==> flow/design.v <==
`timescale 1ns/10ps
module MBF(CLK, RESET, IN_VALID, IN_DATA, X_DATA, Y_DATA, OUT_VALID);
input   CLK;
input   RESET;
input   IN_VALID;
input       [12:0]  IN_DATA;
output  reg [12:0]  X_DATA;
output  reg [12:0]  Y_DATA;
output  reg         OUT_VALID;
reg [5:0] data_cnt;
reg [12:0] s[0:10];
reg [12:0] in_data;
reg [33:0] y_h[0:11];
reg [33:0] y_l[0:11];
wire [17:0] H0, H1, H2, H3, H4, H5, H6, H7, H8, H9, H10, H11;
wire [17:0] L0, L1, L2, L3, L4, L5, L6, L7, L8, L9, L10, L11;
assign H0 = 18'd110592;
assign H1 = 18'd77824;
assign H2 = 18'd20480;
assign H3 = 18'd36864;
assign H4 = 18'd86016;
assign H5 = 18'd69632;
assign H6 = 18'd65536;
assign H7 = 18'd77824;
assign H8 = 18'd45056;
assign H9 = 18'd49152;
assign H10 = 18'd65536;
assign H11 = 18'd126976;
assign L0 = 18'd57344;
assign L1 = 18'd16384;
assign L2 = 18'd12288;
assign L3 = 18'd4096;
assign L4 = 18'd65536;
assign L5 = 18'd57344;
assign L6 = 18'd114688;
assign L7 = 18'd65536;
assign L8 = 18'd126976;
assign L9 = 18'd114688;
assign L10 = 18'd126976;
assign L11 = 18'd69632;
always@(posedge RESET or posedge CLK)
begin
    if (RESET) begin
        in_data <= 13'b0;
        s[0] <= 13'b0;
		s[1] <= 13'b0;
		s[2] <= 13'b0;
		s[3] <= 13'b0;
		s[4] <= 13'b0;
		s[5] <= 13'b0;	
		s[6] <= 13'b0;
		s[7] <= 13'b0;
		s[8] <= 13'b0;
		s[9] <= 13'b0;
		s[10] <= 13'b0;
 		y_h[0] <= 34'b0;
		y_h[1] <= 34'b0;
		y_h[2] <= 34'b0;
		y_h[3] <= 34'b0;
		y_h[4] <= 34'b0;
		y_h[5] <= 34'b0;	
		y_h[6] <= 34'b0;
		y_h[7] <= 34'b0;
		y_h[8] <= 34'b0;
		y_h[9] <= 34'b0;
		y_h[10] <= 34'b0;
		y_h[11] <= 34'b0;
		y_l[0] <= 34'b0;
		y_l[1] <= 34'b0;
		y_l[2] <= 34'b0;
		y_l[3] <= 34'b0;
		y_l[4] <= 34'b0;
		y_l[5] <= 34'b0;	
		y_l[6] <= 34'b0;
		y_l[7] <= 34'b0;
		y_l[8] <= 34'b0;
		y_l[9] <= 34'b0;
		y_l[10] <= 34'b0;
		y_l[11] <= 34'b0;
    end else begin
        in_data <= (IN_VALID) ? IN_DATA : 13'b0;
		s[0] <= in_data;
		s[1] <= s[0];
		s[2] <= s[1];
		s[3] <= s[2];
		s[4] <= s[3];
		s[5] <= s[4];
		s[6] <= s[5];
		s[7] <= s[6];
		s[8] <= s[7];
		s[9] <= s[8];
		s[10] <= s[9];
		y_h[0] <= H0 * in_data;
		y_h[1] <= H1 * s[0];
        y_h[2] <= H2 * s[1];
        y_h[3] <= H3 * s[2];
        y_h[4] <= H4 * s[3];
        y_h[5] <= H5 * s[4];
        y_h[6] <= H6 * s[5];
        y_h[7] <= H7 * s[6];
        y_h[8] <= H8 * s[7];
        y_h[9] <= H9 * s[8];
        y_h[10] <= H10 * s[9];
        y_h[11] <= H11 * s[10];
		y_l[0] <= L0 * in_data;
		y_l[1] <= L1 * s[0];
        y_l[2] <= L2 * s[1];
        y_l[3] <= L3 * s[2];
        y_l[4] <= L4 * s[3];
        y_l[5] <= L5 * s[4];
        y_l[6] <= L6 * s[5];
        y_l[7] <= L7 * s[6];
        y_l[8] <= L8 * s[7];
        y_l[9] <= L9 * s[8];
        y_l[10] <= L10 * s[9];
        y_l[11] <= L11 * s[10];
    end
end
reg [12:0] fk_x;
reg [12:0] fk_y;
always @ (posedge RESET or posedge CLK)
begin
	if (RESET) begin
		X_DATA <= 13'b0;
		Y_DATA <= 13'b0;
		fk_x <= 13'b0;
		fk_y <= 13'b0;
		OUT_VALID <= 1'b0;
	end else begin
		fk_y <= (((y_h[0] + y_h[1] + y_h[2] + y_h[3] + y_h[4] + y_h[5] + y_h[6] + y_h[7] + y_h[8] + y_h[9] + y_h[10] + y_h[11]) >> 20) & 14'd1) ? 
				(((y_h[0] + y_h[1] + y_h[2] + y_h[3] + y_h[4] + y_h[5] + y_h[6] + y_h[7] + y_h[8] + y_h[9] + y_h[10] + y_h[11]) >> 20) + 1'b1) >> 1 :
				((y_h[0] + y_h[1] + y_h[2] + y_h[3] + y_h[4] + y_h[5] + y_h[6] + y_h[7] + y_h[8] + y_h[9] + y_h[10] + y_h[11]) >> 21);
		fk_x <= (((y_l[0] + y_l[1] + y_l[2] + y_l[3] + y_l[4] + y_l[5] + y_l[6] + y_l[7] + y_l[8] + y_l[9] + y_l[10] + y_l[11]) >> 20) & 14'd1) ? 
				(((y_l[0] + y_l[1] + y_l[2] + y_l[3] + y_l[4] + y_l[5] + y_l[6] + y_l[7] + y_l[8] + y_l[9] + y_l[10] + y_l[11]) >> 20) + 1'b1) >> 1 :
				((y_l[0] + y_l[1] + y_l[2] + y_l[3] + y_l[4] + y_l[5] + y_l[6] + y_l[7] + y_l[8] + y_l[9] + y_l[10] + y_l[11]) >> 21);
		X_DATA <= fk_x;
		Y_DATA <= fk_y;
		OUT_VALID <= (fk_x) ? 1'b1 : 1'b0;
	end
end
endmodule
Ticket comment

==> From RTL to reports: MBF <==
Each step is given for the RTL above and for the edited RTL.
Lines under "orig" count in the file above, lines under "edited" in the edited file.
"change" is "edited" less "orig", of the values as shown.
Operators carry their Yosys type and port widths (W data, S select, Z words).
Library cell names are shortened.
{ "setup": {"top_module": "MBF", "clock_port": "CLK", "cell_library": "sky130hd", "lib_corner": "tt_025C_1v80"} }

==> Diff <==
The edit as a unified diff against the file above.
A script made this edit. It changes what the design does and was not meant as an optimisation.
begin of diff
@@ -1,4 +1,4 @@
 `timescale 1ns/10ps
-module MBF(CLK, RESET, IN_VALID, IN_DATA, X_DATA, Y_DATA, OUT_VALID);
+module MBF(CLK, RESET, IN_VALID, IN_DATA, X_DATA, Y_DATA_pad, OUT_VALID);
 input   CLK;
 input   RESET;
@@ -6,6 +6,8 @@
 input       [12:0]  IN_DATA;
 output  reg [12:0]  X_DATA;
-output  reg [12:0]  Y_DATA;
+output  reg [12:0]  Y_DATA_pad;
 output  reg         OUT_VALID;
+reg [12:0] Y_DATA;
+always @(posedge CLK) Y_DATA_pad <= Y_DATA;
 reg [5:0] data_cnt;
 reg [12:0] s[0:10];
end of diff

==> Elaborated design <==
Counts by Yosys on the flattened word-level netlist (proc, flatten, opt, wreduce). Print and check cells are left out.
{ "bits": {"columns": ["item", "orig", "edited", "change"], "rows": [
  ["reg_bits", 675, 688, 13],
  ["in_bits", 16, 16, 0],
  ["wordCells", 88, 89, 1]
]} }
{ "op_classes": {"columns": ["item", "orig", "edited", "change"], "rows": [
  ["addsub", 24, 24, 0],
  ["n_mul", 18, 18, 0],
  ["n_mux", 4, 4, 0],
  ["n_reduce_logical", 1, 1, 0]
]} }
{ "op_table": {"columns": ["operator", "orig", "edited", "change"], "rows": [
  ["$add A34 B34 Y34", 16, 16, 0],
  ["$mul A5 B13 Y18 const A", 9, 9, 0],
  ["$mul A3 B13 Y16 const A", 5, 5, 0],
  ["$add A34 B29 Y34", 4, 4, 0],
  ["$mux W13", 3, 3, 0],
  ["$add A14 B1 Y14 const B", 2, 2, 0],
  ["$mul A2 B13 Y15 const A", 2, 2, 0],
  ["$mul A4 B13 Y17 const A", 2, 2, 0],
  ["$add A34 B25 Y34", 1, 1, 0],
  ["$add A34 B27 Y34", 1, 1, 0],
  ["$mux W1", 1, 1, 0],
  ["$reduce_bool A13 Y1", 1, 1, 0]
]} }

==> Logic depth <==
Depth = most cells in a row (Yosys ltp): at word level without a register or memory, in the mapped netlist without a sequential cell, where the memories' decode and read muxes count.
{ "logic_depth": {"columns": ["item", "orig", "edited", "change"], "rows": [
  ["word_depth", 13, 13, 0],
  ["abc_area", "0", "0", null],
  ["depth_mapped", 23, 23, 0],
  ["ltp_nobuf", 23, 23, 0]
]} }

==> Synthesis result <==
Source: synth_stat.txt of the flow (Yosys; design flattened, memories mapped). It holds for the ABC_AREA given above (unset counts as 0); a run with the other value may have another netlist.
{ "by_type": {"columns": ["type", "orig", "edited", "change"], "rows": [
  ["nor3_1", 31, 52, 21],
  ["o211ai_1", 0, 17, 17],
  ["dfxtp_1", 0, 13, 13],
  ["inv_1", 794, 806, 12],
  ["nor2_1", 119, 129, 10],
  ["nor2b_1", 32, 22, -10],
  ["a21boi_0", 15, 24, 9],
  ["a31o_2", 2, 10, 8],
  ["nand2b_1", 20, 13, -7],
  ["or3_1", 7, 14, 7],
  ["xnor2_1", 188, 182, -6],
  ["a21o_1", 44, 38, -6],
  ["o21ai_0", 91, 86, -5],
  ["nand2_1", 73, 78, 5],
  ["xor2_1", 56, 51, -5],
  ["nand3_1", 17, 22, 5],
  ["nor4_1", 8, 3, -5],
  ["o21bai_1", 48, 52, 4]
]} }
Not every row of either side is listed.
{ "mapped": {"columns": ["item", "orig", "edited", "change"], "rows": [
  ["stdcells", 3281, 3342, 61],
  ["mapped_area_mm2", 0.0379189, 0.0383718, 0.0004529],
  ["seqArea_mm2", 0.0122117, 0.012472, 0.0002603],
  ["ffs", 488, 501, 13]
]} }

==> Worst setup path after synthesis <==
Source: OpenSTA report_checks on the synthesized netlist (no wires, ideal clock, input and output delay 20% of the period each), path of least setup slack; recovery checks are left aside. Register names are those of the netlist, which keeps one name where synthesis merged equal registers.
{ "synth_path": {"columns": ["item", "orig", "edited", "change"], "rows": [
  ["path_type", "reg-to-reg", "reg-to-reg", null],
  ["startpoint", "register (name not given)", "register (name not given)", null],
  ["endpoint", "register fk_y[11]", "register fk_y[11]", null],
  ["clock_period_ns", 7.0, 7.0, 0.0],
  ["arrival_time_ns", 5.787, 5.667, -0.120],
  ["path_slack_ns", 1.090, 1.211, 0.121],
  ["delay_ns", 5.910, 5.790, -0.120],
  ["path_stages", 22, 22, 0],
  ["period_less_setup_slack_ns", 5.91, 5.789, -0.121]
]} }
"delay_ns" = arrival - input delay + setup time.
"path_stages" counts driving pins, that of a launching flip-flop among them; a cell with two outputs on the path counts twice.
"period_less_setup_slack_ns" = period - worst setup slack (recovery checks aside). The figure is calculated, with input and output delays left at 20% of the set period.
{ "synth_between_orig": {"path_cell_list": "dfrtp_1 > fa_1 > inv_1 > fa_1 > inv_1 > fa_1 > fa_1 > fa_1 > ha_1 > a2111o_1 > a21oi_4 > nor2_4 > a21oi_1 > xnor2_1 > ha_1 > nand3_1 > nand4b_1 > nor4_2 > nand3b_1 > nor4b_2 > a211oi_2 > xnor2_1"} }
{ "synth_lines_orig": {"columns": ["item", "line", "source"], "rows": [
  ["to (assign)", 127, "fk_y <= 13'b0;"],
  ["to (assign)", 130, "fk_y <= (((y_h[0] + y_h[1] + y_h[2] + y_h[3] + y_h[4] + y_h[5] + y_h[6] + y_h[7] + y_h[8] + y_h[9] + y_h[10] + ..."],
  ["to (decl)", 120, "reg [12:0] fk_y;"]
]} }
orig: Chain of elaborated cells between the ends: none given.
{ "synth_between_edited": {"path_cell_list": "dfrtp_1 > fa_1 > inv_1 > fa_1 > inv_1 > fa_1 > fa_1 > inv_1 > fa_1 > inv_1 > ha_1 > clkbuf_1 > a21oi_2 > a21boi_1 > o21a_1 > o21ai_0 > nor2_1 > xnor2_1 > nand4bb_4 > o31a_1 > or3_1 > xor2_1"} }
{ "synth_lines_edited": {"columns": ["item", "line", "source"], "rows": [
  ["to (assign)", 129, "fk_y <= 13'b0;"],
  ["to (assign)", 132, "fk_y <= (((y_h[0] + y_h[1] + y_h[2] + y_h[3] + y_h[4] + y_h[5] + y_h[6] + y_h[7] + y_h[8] + y_h[9] + y_h[10] + ..."],
  ["to (decl)", 122, "reg [12:0] fk_y;"]
]} }
edited: Chain of elaborated cells between the ends: none given.

==> Path in the finished layout <==
Path of least setup slack in the final report of each run of pair A (OpenROAD, finished layout, wires in). Where an end is a register, its clock arrival counts in the times.
{ "layout_path": {"columns": ["item", "orig", "edited", "change"], "rows": [
  ["path_type", "reg-to-reg", "reg-to-reg", null],
  ["startpoint", "register (name not given)", "register (name not given)", null],
  ["endpoint", "register fk_x[11]", "register fk_x[9]", null],
  ["clock_period_ns", 6.72, 6.72, 0.00],
  ["arrival_time_ns", 6.89, 6.92, 0.03],
  ["path_slack_ns", 0.34, 0.35, 0.01],
  ["path_stages", 22, 22, 0]
]} }
{ "layout_between_orig": {"path_cell_list": "dfrtp_1 > inv_1 > fa_1 > inv_1 > fa_1 > fa_1 > inv_1 > fa_1 > inv_1 > fa_1 > ha_1 > a31oi_2 > o21ai_4 > xor2_2 > ha_1 > nand2_2 > a2111o_1 > nor3b_4 > nand3b_2 > o31a_1 > or3_1 > xor2_1"} }
{ "layout_lines_orig": {"columns": ["item", "line", "source"], "rows": [
  ["to (assign)", 126, "fk_x <= 13'b0;"],
  ["to (assign)", 133, "fk_x <= (((y_l[0] + y_l[1] + y_l[2] + y_l[3] + y_l[4] + y_l[5] + y_l[6] + y_l[7] + y_l[8] + y_l[9] + y_l[10] + ..."],
  ["to (decl)", 119, "reg [12:0] fk_x;"]
]} }
orig: Chain of elaborated cells between the ends: none given.
{ "layout_between_edited": {"path_cell_list": "dfrtp_1 > inv_1 > fa_1 > inv_1 > fa_1 > fa_1 > inv_1 > fa_1 > inv_1 > fa_1 > ha_1 > nand3_1 > o211ai_1 > buf_4 > a31oi_2 > o211ai_1 > a31oi_1 > mux2i_1 > nand4_1 > o21a_1 > nor3_1 > xnor2_1"} }
{ "layout_lines_edited": {"columns": ["item", "line", "source"], "rows": [
  ["to (assign)", 128, "fk_x <= 13'b0;"],
  ["to (assign)", 135, "fk_x <= (((y_l[0] + y_l[1] + y_l[2] + y_l[3] + y_l[4] + y_l[5] + y_l[6] + y_l[7] + y_l[8] + y_l[9] + y_l[10] + ..."],
  ["to (decl)", 121, "reg [12:0] fk_x;"]
]} }
edited: Chain of elaborated cells between the ends: none given.

==> Flow runs <==
Both versions went through the flow (Yosys, OpenROAD) with the same settings in each pair. Constraints: input delay and output delay 20% of the set period each, output load 0.01 pF.
{ "flow_settings_pair_A": {"CORE_UTILIZATION": 40, "period_ns": 6.72, "CAP_MARGIN": 20, "CORE_MARGIN": 2, "SLEW_MARGIN": 20} }
{ "measured_pair_A": {"columns": ["item", "orig", "edited", "change"], "rows": [
  ["synthArea_mm2", 0.0379189, 0.0383718, 0.0004529],
  ["dieArea_mm2", 0.0972754, 0.0984234, 0.0011480],
  ["layout_stdcell_area_mm2", 0.0424958, 0.0426284, 0.0001326],
  ["final_util_pct", 45.4, 44.9, -0.5],
  ["worst_setup_slack_ns", 0.336, 0.351, 0.015],
  ["setup_tns_ns", 0.000, 0.000, 0.000],
  ["hold_ws_ns", 0.347, 0.333, -0.014],
  ["period_less_ws_ns", 6.384, 6.369, -0.015]
]} }
{ "flow_settings_pair_B": {"CORE_MARGIN": 7, "CORE_UTILIZATION": 46, "CTS_CLUSTER_DIAMETER": 210, "CTS_CLUSTER_SIZE": 82, "GPL_ROUTABILITY_DRIVEN": 0, "MAX_ROUTING_LAYER": "met4", "MIN_ROUTING_LAYER": "met1", "PLACE_DENSITY_LB_ADDON": 0.02, "TNS_END_PERCENT": 85, "period_ns": 7.0, "CAP_MARGIN": 20, "SLEW_MARGIN": 20} }
{ "measured_pair_B": {"columns": ["item", "orig", "edited", "change"], "rows": [
  ["synthArea_mm2", 0.0379189, 0.0383718, 0.0004529],
  ["dieArea_mm2", 0.0906672, 0.0917, 0.0010328],
  ["layout_stdcell_area_mm2", 0.0405652, 0.0407303, 0.0001651],
  ["final_util_pct", 49.6, 49.4, -0.2],
  ["worst_setup_slack_ns", 0.389, 0.580, 0.191],
  ["setup_tns_ns", 0.000, 0.000, 0.000],
  ["hold_ws_ns", 0.372, 0.376, 0.004],
  ["period_less_ws_ns", 6.611, 6.420, -0.191]
]} }
"period_less_ws_ns" is the run's clock period less its worst setup slack. It is reckoned from that one timing run; input and output delays stay at 20% of the period that was set.
